==> flow/design.v <==
module B2BCD_IP #(parameter WIDTH = 4, parameter DIGIT = 2)(
    Binary_code,
    BCD_code
);
input  [WIDTH-1: 0]   Binary_code;
output [4*DIGIT-1: 0]    BCD_code;
wire [4*DIGIT-1: 0] shift_result [2:WIDTH-1];
wire [4*DIGIT-1: 0]   add_result [2:WIDTH-2];
genvar i, j;
generate
    for(i=2; i<WIDTH; i=i+1)begin : loop_shift
        if(i==2)begin
            assign shift_result[i] = {{(4*DIGIT-3){1'b0}}, Binary_code[WIDTH-1 : WIDTH-3]};
        end
        else begin
            assign shift_result[i] = {add_result[i-1][4*DIGIT-2: 0], Binary_code[WIDTH-i-1]};
        end   
    end
    for(i=2; i<WIDTH-1; i=i+1)begin : loop_add1
        for(j=0; j<DIGIT; j=j+1)begin
            assign add_result[i][4*j+3:4*j] = (shift_result[i][4*j+3:4*j] > 4)? shift_result[i][4*j+3:4*j] + 3 : shift_result[i][4*j+3:4*j]; 
        end      
    end
endgenerate
assign BCD_code = shift_result[WIDTH-1];
endmodule
module UT_TOP (
    clk, 
    rst_n, 
    in_valid, 
    in_time,
    out_valid, 
    out_display, 
    out_day
);
input        clk, rst_n, in_valid;
input [30:0] in_time;
output reg       out_valid;
output reg [3:0] out_display;
output reg [2:0] out_day;
reg  [3:0]  current_state, next_state;
parameter IDLE       = 4'd0  ;
parameter INPUT      = 4'd1  ;
parameter CAL_16YEAR = 4'd2  ;
parameter CAL_4YEAR  = 4'd3  ;
parameter CAL_YEAR   = 4'd4  ;
parameter CAL_MONTH  = 4'd5  ;
parameter CAL_DAY    = 4'd6  ;
parameter CAL_4HOUR  = 4'd7  ;
parameter CAL_HOUR   = 4'd8  ;
parameter CAL_15MIN  = 4'd9  ;
parameter CAL_MIN    = 4'd10 ;
parameter CAL_SEC    = 4'd11 ;
parameter OUT        = 4'd12 ;
parameter time_16years      = 31'd504921600;   
parameter time_4years       = 31'd126230400;   
parameter time_common_years = 31'd31536000;    
parameter time_leap_years   = 31'd31622400;    
parameter time_odd_month    = 31'd2678400;     
parameter time_even_month   = 31'd2592000;     
parameter time_leap_month   = 31'd2505600;     
parameter time_com_month    = 31'd2419200;     
parameter time_day          = 31'd86400;       
parameter time_4hour        = 31'd14400;       
parameter time_hour         = 31'd3600;        
parameter time_15minute     = 31'd900;         
parameter time_minute       = 31'd60;          
reg [3:0] counter;
reg [30:0] in_time_reg;
reg leap;
reg [10:0] year;
reg [3:0]  month;
reg [4:0]  day;
reg [4:0]  hour;
reg [5:0]  minute;
reg [5:0]  second;
wire [10:0] temp_year;
wire [3:0]  temp_month;
wire [2:0]  week;
reg  [10:0] Binary_code;
wire [15:0] BCD_code;
assign temp_year =  (month < 3)? year-1 : year;
assign temp_month = (month < 3)? month + 12 : month;
assign week = (day + 2*temp_month + 3*(temp_month + 1)/5 + temp_year + temp_year/4 - temp_year/100 + temp_year/400 + 1) % 7;
B2BCD_IP #(11, 4) I_B2BCD_IP ( .Binary_code(Binary_code), .BCD_code(BCD_code) );
always @(*)begin
    case (counter)
        0 : Binary_code = year; 
        1 : Binary_code = year;
        2 : Binary_code = year;
        3 : Binary_code = year;
        4 : Binary_code = {7'b0, month};
        5 : Binary_code = {7'b0, month};
        6 : Binary_code = {6'b0, day};
        7 : Binary_code = {6'b0, day};
        8 : Binary_code = {6'b0, hour};
        9 : Binary_code = {6'b0, hour};
        10: Binary_code = {5'b0, minute};
        11: Binary_code = {5'b0, minute};
        12: Binary_code = {5'b0, second};
        13: Binary_code = {5'b0, second};  
        default: Binary_code = year;
    endcase
end
always @(*) begin
    leap = (year[1:0] == 2'b00)? 1: 0;
end
always @(posedge clk or negedge rst_n) begin
    if(!rst_n)begin
        in_time_reg <= 0;
    end
    else if(in_valid)begin
        in_time_reg <= in_time;
    end
    else if(next_state == CAL_16YEAR)begin
        in_time_reg <= (in_time_reg < time_16years)? in_time_reg : in_time_reg - time_16years;
    end
    else if(next_state == CAL_4YEAR)begin
        in_time_reg <= (in_time_reg < time_4years)? in_time_reg : in_time_reg - time_4years;
    end
    else if(next_state == CAL_YEAR)begin
        if(leap)
            in_time_reg <= (in_time_reg < time_leap_years)? in_time_reg : in_time_reg - time_leap_years;
        else
            in_time_reg <= (in_time_reg < time_common_years)? in_time_reg : in_time_reg - time_common_years;
    end
    else if(next_state == CAL_MONTH)begin
        if(month == 2 && leap) 
            in_time_reg <= (in_time_reg < time_leap_month)? in_time_reg: in_time_reg - time_leap_month;
        else if(month == 2 && !leap) 
            in_time_reg <= (in_time_reg < time_com_month)? in_time_reg: in_time_reg - time_com_month;
        else if(month == 1 || month == 3 || month == 5  || month == 7 || month == 8 || month == 10 || month == 12) 
            in_time_reg <= (in_time_reg < time_odd_month)? in_time_reg: in_time_reg - time_odd_month;
        else 
            in_time_reg <= (in_time_reg < time_even_month)? in_time_reg: in_time_reg - time_even_month;
    end
    else if(next_state == CAL_DAY)begin
        in_time_reg <= (in_time_reg < time_day)? in_time_reg: in_time_reg - time_day;
    end
    else if(next_state == CAL_4HOUR)begin
        in_time_reg <= (in_time_reg < time_4hour)? in_time_reg: in_time_reg - time_4hour;
    end
    else if(next_state == CAL_HOUR)begin
        in_time_reg <= (in_time_reg < time_hour)? in_time_reg: in_time_reg - time_hour;
    end
    else if(next_state == CAL_15MIN)begin
        in_time_reg <= (in_time_reg < time_15minute)? in_time_reg: in_time_reg - time_15minute;
    end
    else if(next_state == CAL_MIN)begin
        in_time_reg <= (in_time_reg < time_minute)? in_time_reg: in_time_reg - time_minute;
    end
end
always @(posedge clk or negedge rst_n) begin
    if(!rst_n)begin
        year <= 'd1970;
    end
    else if(next_state == CAL_16YEAR)begin
        year <= (in_time_reg < time_16years)? year: year + 'd16;
    end
    else if(next_state == CAL_4YEAR)begin
        year <= (in_time_reg < time_4years)? year: year + 'd4;
    end
    else if(next_state == CAL_YEAR)begin
        if(leap)
            year <= (in_time_reg < time_leap_years)? year: year + 'd1;
        else
            year <= (in_time_reg < time_common_years)? year: year + 'd1;
    end
    else if(next_state == IDLE)begin
        year <= 'd1970;
    end
end
always @(posedge clk or negedge rst_n) begin
    if(!rst_n)begin
        month <= 'd1;
    end
    else if(next_state == CAL_MONTH)begin
        if(month == 2 && leap) 
            month <= (in_time_reg < time_leap_month)? month: month + 'd1;
        else if(month == 2 && !leap) 
            month <= (in_time_reg < time_com_month)? month: month + 'd1;
        else if(month == 1 || month == 3 || month == 5  || month == 7 || month == 8 || month == 10 || month == 12)
            month <= (in_time_reg < time_odd_month)? month: month + 'd1;
        else 
            month <= (in_time_reg < time_even_month)? month: month + 'd1;
    end
    else if(next_state == IDLE)begin
        month <= 'd1;
    end
end
always @(posedge clk or negedge rst_n) begin
    if(!rst_n)begin
        day <= 'd1;
    end
    else if(next_state == CAL_DAY)begin
        day <= (in_time_reg < time_day)? day : day + 'd1;
    end
    else if(next_state == IDLE)begin
        day <= 'd1;
    end
end
always @(posedge clk or negedge rst_n) begin
    if(!rst_n)begin
        hour <= 'd0;
    end
    else if(next_state == CAL_4HOUR)begin
        hour <= (in_time_reg < time_4hour)? hour : hour + 'd4;
    end
    else if(next_state == CAL_HOUR)begin
        hour <= (in_time_reg < time_hour)? hour : hour + 'd1;
    end
    else if(next_state == IDLE)begin
        hour <= 'd0;
    end
end
always @(posedge clk or negedge rst_n) begin
    if(!rst_n)begin
        minute <= 'd0;
    end
    else if(next_state == CAL_15MIN)begin
        minute <= (in_time_reg < time_15minute)? minute : minute + 'd15;
    end
    else if(next_state == CAL_MIN)begin
        minute <= (in_time_reg < time_minute)? minute : minute + 'd1;
    end
    else if(next_state == IDLE)begin
        minute <= 'd0;
    end
end
always @(*)begin
    second = in_time_reg[5:0];
end
always @(posedge clk or negedge rst_n) begin
    if(!rst_n)begin
        counter <= 'd0;
    end
    else if(next_state == OUT)begin
        counter <= counter + 1;
    end
    else if(next_state == IDLE)begin
        counter <= 'd0;
    end
end
always@(posedge clk or negedge rst_n)begin
    if(!rst_n)begin
        current_state <= IDLE;
    end
    else begin
        current_state <= next_state;
    end
end
always@(*)begin
    if(!rst_n)
        next_state = IDLE ;
    else begin
        case(current_state)
        IDLE:
            next_state = (!in_valid)? IDLE : INPUT;
        INPUT:
            next_state = CAL_16YEAR;
        CAL_16YEAR:
            next_state = (in_time_reg < time_16years)? CAL_4YEAR : CAL_16YEAR;
        CAL_4YEAR:
            next_state = (in_time_reg < time_4years)? CAL_YEAR : CAL_4YEAR;
        CAL_YEAR:begin
            if(leap) 
                next_state = (in_time_reg < time_leap_years)? CAL_MONTH : CAL_YEAR;
            else 
                next_state = (in_time_reg < time_common_years)? CAL_MONTH : CAL_YEAR;
        end
        CAL_MONTH:begin
            if(month == 2 && leap) 
                next_state = (in_time_reg < time_leap_month)? CAL_DAY : CAL_MONTH;
            else if(month == 2 && !leap) 
                next_state = (in_time_reg < time_com_month)? CAL_DAY : CAL_MONTH;
            else if(month == 1 || month == 3 || month == 5  || month == 7 || month == 8 || month == 10 || month == 12) 
                next_state = (in_time_reg < time_odd_month)? CAL_DAY : CAL_MONTH;
            else 
                next_state = (in_time_reg < time_even_month)? CAL_DAY : CAL_MONTH;
        end 
        CAL_DAY:
            next_state = (in_time_reg < time_day)? CAL_4HOUR : CAL_DAY;  
        CAL_4HOUR:
            next_state = (in_time_reg < time_4hour)? CAL_HOUR : CAL_4HOUR;
        CAL_HOUR:
            next_state = (in_time_reg < time_hour)? CAL_15MIN : CAL_HOUR;
        CAL_15MIN:
            next_state = (in_time_reg < time_15minute)? CAL_MIN : CAL_15MIN;
        CAL_MIN:
            next_state = (in_time_reg < time_minute)? OUT : CAL_MIN;
        OUT:
            next_state = (counter == 14)? IDLE : OUT;
        default :
            next_state = IDLE ;
        endcase
    end
end
always @(posedge clk or negedge rst_n) begin
    if (!rst_n) out_valid <= 'd0;
    else if(next_state == OUT) out_valid <= 'd1;
	else out_valid <= 'd0; 
end
always @(posedge clk or negedge rst_n) begin
	if (!rst_n) out_display <= 'd0;
    else if(next_state == OUT)begin
        case (counter)
            0 : out_display <= BCD_code[15:12];
            1 : out_display <= BCD_code[11:8];
            2 : out_display <= BCD_code[7:4];
            3 : out_display <= BCD_code[3:0];
            4 : out_display <= BCD_code[7:4];
            5 : out_display <= BCD_code[3:0];
            6 : out_display <= BCD_code[7:4];
            7 : out_display <= BCD_code[3:0];
            8 : out_display <= BCD_code[7:4];
            9 : out_display <= BCD_code[3:0];
            10: out_display <= BCD_code[7:4];
            11: out_display <= BCD_code[3:0];
            12: out_display <= BCD_code[7:4];
            13: out_display <= BCD_code[3:0];
        endcase
    end 
	else out_display <= 'd0;
end
always @(posedge clk or negedge rst_n) begin
	if (!rst_n) out_day <= 'd0;
    else if(next_state == OUT) out_day <= week;
	else out_day <= 'd0;
end
endmodule
Step by step through the tools: UT_TOP
What the tools print for UT_TOP, step after step. Lines are those of the file above, counted from 1. Operators carry their Yosys type and port widths (W data, S select, Z words). A cell with -- has no value.

Top: UT_TOP. Clock port: clk. Library: sky130hd. Library corner: tt_025C_1v80.

Elaborated design
Source: Yosys, flattened and elaborated, memories not mapped. Widths are those after wreduce. Registers that Yosys merges into a memory's read port (data or address) are not register bits. Print and check cells do not count. Equal cells are merged and count once.

Under $add $sub $neg stands 59. The entry for bitwise operators reads 0. For multipliers the number is 1. For shifts and indexed selects the number is 0. The figure for magnitude comparators is 40. The entry for muxes and demuxes reads 115. The figure for reduce/logical cells is 33. The figure for divide/modulo/power cells is 4. The figure for eq/ne operators is 70.

Operator list (count): $mux W31 (27); $div A11 B9 Y32 const B (1); $div A11 B7 Y32 const B (1); $mux W4 (37); $sub A31 B22 Y31 const B (4); $lt A31 B22 Y1 const B (4); $mux W11 (10); $div A32 B3 Y32 const B (1); $mod A32 B3 Y32 const B (1); $gt A4 B3 Y1 const B (22); $add A4 B2 Y4 const B (18); $eq A4 B4 Y1 const B (18); $sub A31 B25 Y31 const B (2); $lt A31 B25 Y1 const B (2); $eq A4 B3 Y1 const B (14); $pmux W11 S5 (1); $pmux W4 S12 (1); $mux W5 (8); $add A32 B1 Y32 const B (1); $add A32 B11 Y32 (1); $add A32 B32 Y32 (1); $sub A32 B32 Y32 (1); $add A32 B9 Y32 (1); $eq A4 B2 Y1 const B (8); $add A6 B32 Y32 (1); $sub A31 B10 Y31 const B (1); $lt A31 B10 Y1 const B (1); $sub A31 B12 Y31 const B (1).

Not listed: further kinds 61, cells in them 133.

Under memory cells stands 0. For clocked read ports x word width the number is 0. Bits of input ports: 34. The figure for cells after elaboration is 333. Under latch bits stands 0. The figure for bits in registers is 78. Under ROM bits stands 0. Under RAM bits stands 0.

Depth
Longest topological path by Yosys (ltp), each cell counted once; first at word level (registers and memories cut), then after technology mapping (sequential cells cut; the memories' decode and read muxes count).

Depth after elaboration: 23. The figure for ABC_AREA is 1. The entry for mapped depth reads 118.

Netlist
Yosys stat after the flow's synthesis: flattened, memories mapped to cells. It holds for the ABC_AREA given above (unset counts as 0); a run with the other value may have another netlist.

For cells in the netlist the number is 2409. Sequential area: 2164.6 µm². Cell area after synthesis: 14939.3 µm². The figure for flip-flops is 86. The figure for buffer cells is 58.

Cells by type: sky130_fd_sc_hd__dfrtp_1 (count 76, area in all 1.9E+03 µm²); sky130_fd_sc_hd__ha_1 (count 130, area in all 1626.56 µm²); sky130_fd_sc_hd__nand2_1 (count 428, area in all 1.61E+03 µm²); sky130_fd_sc_hd__inv_1 (count 371, area in all 1.39E+03 µm²); sky130_fd_sc_hd__nor2_1 (count 309, area in all 1.16E+03 µm²); sky130_fd_sc_hd__o21ai_0 (count 202, area in all 1010.97 µm²); sky130_fd_sc_hd__xor2_1 (count 83, area in all 726.947 µm²); sky130_fd_sc_hd__a21oi_1 (count 137, area in all 685.658 µm²); sky130_fd_sc_hd__nand3_1 (count 117, area in all 585.562 µm²); sky130_fd_sc_hd__fa_1 (count 23, area in all 460.442 µm²); sky130_fd_sc_hd__o211ai_1 (count 43, area in all 322.81 µm²); sky130_fd_sc_hd__dfstp_2 (count 10, area in all 262.752 µm²); sky130_fd_sc_hd__o2111ai_1 (count 23, area in all 201.443 µm²); sky130_fd_sc_hd__nand4_1 (count 32, area in all 200.192 µm²); sky130_fd_sc_hd__o22ai_1 (count 32, area in all 200.192 µm²); sky130_fd_sc_hd__nor3_1 (count 39, area in all 195.187 µm²); sky130_fd_sc_hd__clkbuf_1 (count 50, area in all 187.68 µm²); sky130_fd_sc_hd__nand2_2 (count 27, area in all 168.912 µm²).

Other cell types: 56; their cells: 277.

Timing after synthesis
OpenSTA on the mapped netlist: ideal clock, no wires. The path of least setup slack (recovery checks aside). Input and output delay are each 20% of the period. Register names are those of the netlist, which keeps one name where synthesis merged equal registers.

Kind: reg-to-reg. From: register month[0]. To: register out_day[1]. The figure for setup time is 117 ps. Data arrival time: 13689 ps. The entry for path delay reads 13806 ps. Stages on the path: 107. Buffers on the path: 0. For period the number is 15000 ps. Under data required time stands 14883 ps. The entry for slack reads 1194 ps. Under synthesis period reached stands 13806 ps.

"path delay" = arrival - input delay + setup time. "stages on the path": output pins that drive a net of the path, with the launching flip-flop's if there is one; two outputs of one cell count as two. "synthesis period reached" = period - worst setup slack (recovery checks aside). The figure is calculated, with input and output delays left at 20% of the set period. A register here has more assigning lines than the two given.

Path through: sky130_fd_sc_hd__dfstp_2 -> sky130_fd_sc_hd__ha_1 -> sky130_fd_sc_hd__nand2_2 -> sky130_fd_sc_hd__nand2_4 -> sky130_fd_sc_hd__xor2_1 -> sky130_fd_sc_hd__nand3_1 -> sky130_fd_sc_hd__xor2_1 -> sky130_fd_sc_hd__inv_1 -> sky130_fd_sc_hd__ha_1 -> sky130_fd_sc_hd__a21oi_1 -> sky130_fd_sc_hd__and2_1 -> sky130_fd_sc_hd__xor2_1 -> sky130_fd_sc_hd__nand2_1 -> sky130_fd_sc_hd__ha_1 -> sky130_fd_sc_hd__inv_1 -> sky130_fd_sc_hd__a21oi_1 -> sky130_fd_sc_hd__nor2_1 -> sky130_fd_sc_hd__inv_1 -> [... 71 more ...] -> sky130_fd_sc_hd__nand2_2 -> sky130_fd_sc_hd__nand4_1 -> sky130_fd_sc_hd__nand2_1 -> sky130_fd_sc_hd__nand2_1 -> sky130_fd_sc_hd__nand2_1 -> sky130_fd_sc_hd__inv_1 -> sky130_fd_sc_hd__ha_1 -> sky130_fd_sc_hd__nand3_1 -> sky130_fd_sc_hd__nand2_1 -> sky130_fd_sc_hd__inv_2 -> sky130_fd_sc_hd__nand2_4 -> sky130_fd_sc_hd__xor2_1 -> sky130_fd_sc_hd__ha_1 -> sky130_fd_sc_hd__nand3_2 -> sky130_fd_sc_hd__nand4_4 -> sky130_fd_sc_hd__nand2_1 -> sky130_fd_sc_hd__nand2_1 -> sky130_fd_sc_hd__nor2_1. Elaborated cells between the ends (all ways): 40. Those cells by class: add/sub (9); mul (1); div (4); compare (1); eq/ne (9); mux (8); reduce/logical (8).

Ends and longest elaborated chain, post-synthesis: start, declared (RTL line 72) `reg [3:0]  month;`; start, assigned (RTL line 179) `month <= (in_time_reg < time_leap_month)? month: month + 'd1;`; start, assigned (RTL line 181) `month <= (in_time_reg < time_com_month)? month: month + 'd1;`; end, assigned (RTL line 326) `if (!rst_n) out_day <= 'd0;`; end, assigned (RTL line 327) `else if(next_state == OUT) out_day <= week;`; end, declared (RTL line 40) `output reg [2:0] out_day;`.

Chain of elaborated cells between the ends: none given.

Worst path after layout
Path of least setup slack in the final report of flow run A (OpenROAD, finished layout, wires in). Where an end is a register, its clock arrival counts in the times. The path's times are printed in steps of 10 ps; the period is the one set.

Kind: reg-to-reg. From: register month[0]. To: register out_day[1]. Under data required time stands 19300 ps. The entry for slack reads 2660 ps. The figure for setup time is 100 ps. Buffers on the path: 0. Stages on the path: 110. For period the number is 19000 ps. Data arrival time: 16640 ps.

A register here has more assigning lines than the two given.

Path through: sky130_fd_sc_hd__dfstp_2 -> sky130_fd_sc_hd__ha_1 -> sky130_fd_sc_hd__nand2_2 -> sky130_fd_sc_hd__nand2_4 -> sky130_fd_sc_hd__xor2_1 -> sky130_fd_sc_hd__nand3_1 -> sky130_fd_sc_hd__xor2_1 -> sky130_fd_sc_hd__inv_1 -> sky130_fd_sc_hd__ha_1 -> sky130_fd_sc_hd__a21oi_1 -> sky130_fd_sc_hd__and2_1 -> sky130_fd_sc_hd__xor2_1 -> sky130_fd_sc_hd__nand2_1 -> sky130_fd_sc_hd__nand2_1 -> sky130_fd_sc_hd__inv_1 -> sky130_fd_sc_hd__nand2_1 -> sky130_fd_sc_hd__o21ai_0 -> sky130_fd_sc_hd__nor2_1 -> [... 74 more ...] -> sky130_fd_sc_hd__nand2_2 -> sky130_fd_sc_hd__nand4_1 -> sky130_fd_sc_hd__nand2_1 -> sky130_fd_sc_hd__nand2_1 -> sky130_fd_sc_hd__nand2_1 -> sky130_fd_sc_hd__inv_1 -> sky130_fd_sc_hd__ha_1 -> sky130_fd_sc_hd__nand3_1 -> sky130_fd_sc_hd__nand2_1 -> sky130_fd_sc_hd__inv_2 -> sky130_fd_sc_hd__nand2_4 -> sky130_fd_sc_hd__xor2_1 -> sky130_fd_sc_hd__ha_1 -> sky130_fd_sc_hd__nand3_2 -> sky130_fd_sc_hd__nand4_4 -> sky130_fd_sc_hd__nand2_1 -> sky130_fd_sc_hd__nand2_1 -> sky130_fd_sc_hd__nor2_1. Elaborated cells between the ends (all ways): 40. Those cells by class: add/sub (9); mul (1); div (4); compare (1); eq/ne (9); mux (8); reduce/logical (8).

Ends and longest elaborated chain, post-layout: start, declared (RTL line 72) `reg [3:0]  month;`; start, assigned (RTL line 179) `month <= (in_time_reg < time_leap_month)? month: month + 'd1;`; start, assigned (RTL line 181) `month <= (in_time_reg < time_com_month)? month: month + 'd1;`; end, assigned (RTL line 326) `if (!rst_n) out_day <= 'd0;`; end, assigned (RTL line 327) `else if(next_state == OUT) out_day <= week;`; end, declared (RTL line 40) `output reg [2:0] out_day;`.

Chain of elaborated cells between the ends: none given.

## Implementation results

Flow measurements of UT_TOP on sky130hd: 4 stored runs with different settings, listed in no order. Input and output delays are each 20% of the period that was set; the output load is 0.01 pF. "clock period reached" means the clock period less the worst setup slack. The figure is calculated, with input and output delays left at 20% of the set period. "critical path time": the worst setup path's part of the clock period (all of it between registers, 20% less for each end at a port) less its slack. A launch clock that arrives late makes it longer, a capture clock that arrives late makes it shorter. "critical path time" is given in steps of 10 ps.

Flow run A has these settings: ABC_AREA 1; CELL_PAD_IN_SITES_DETAIL_PLACEMENT 1; CORE_MARGIN 7; CORE_UTILIZATION 17; CTS_CLUSTER_SIZE 25; GPL_ROUTABILITY_DRIVEN 0; MIN_ROUTING_LAYER met2; PLACE_DENSITY_LB_ADDON 0.05; period_ns 19.0; CAP_MARGIN 20; SLEW_MARGIN 20. The measured mapped cell area after synthesis is 14939.3 µm². The overall die area is 96373.0 µm². The standard-cell area after routing is 17146.4 µm². The final utilization is 19.7%. The worst setup slack after layout comes to 2663 ps. For the total negative setup slack the run shows 0 ps. The smallest hold slack is 499 ps. The clock period reached stands at 16337 ps. The critical path time stands at 16340 ps. Critical path type: reg-to-reg.

Flow run B has these settings: ABC_AREA 0; CAP_MARGIN 10; CORE_UTILIZATION 69; GPL_TIMING_DRIVEN 1; MAX_ROUTING_LAYER met4; PLACE_DENSITY 0.9; SETUP_SLACK_MARGIN 2.49; SLEW_MARGIN 20; period_ns 9.46; CORE_MARGIN 2. Outcome: unfinished; error GRT-0232 in routing.

Flow run C has these settings: period_ns 12.2; CAP_MARGIN 20; CORE_MARGIN 2; CORE_UTILIZATION 40; SLEW_MARGIN 20. The measured mapped cell area after synthesis is 15441.1 µm². The overall die area is 40190.2 µm². The standard-cell area after routing is 19616.3 µm². The final utilization is 51.8%. The worst setup slack after layout comes to -1834 ps. For the total negative setup slack the run shows -5399 ps. The smallest hold slack is 494 ps. The clock period reached stands at 14034 ps. The critical path time stands at 14030 ps. Critical path type: reg-to-reg.

Flow run D has these settings: CELL_PAD_IN_SITES_DETAIL_PLACEMENT 1; CELL_PAD_IN_SITES_GLOBAL_PLACEMENT 2; CORE_MARGIN 7; CORE_UTILIZATION 18; CTS_CLUSTER_DIAMETER 191; CTS_CLUSTER_SIZE 82; GPL_ROUTABILITY_DRIVEN 1; GPL_TIMING_DRIVEN 1; MAX_ROUTING_LAYER met4; PLACE_DENSITY 0.63; SETUP_SLACK_MARGIN 0.24; period_ns 12.2; CAP_MARGIN 20; SLEW_MARGIN 20. The measured mapped cell area after synthesis is 15441.1 µm². The overall die area is 94181.5 µm². The standard-cell area after routing is 20449.6 µm². The final utilization is 24.1%. The worst setup slack after layout comes to -2117 ps. For the total negative setup slack the run shows -6256 ps. The smallest hold slack is 504 ps. The clock period reached stands at 14317 ps. The critical path time stands at 14320 ps. Critical path type: reg-to-reg.
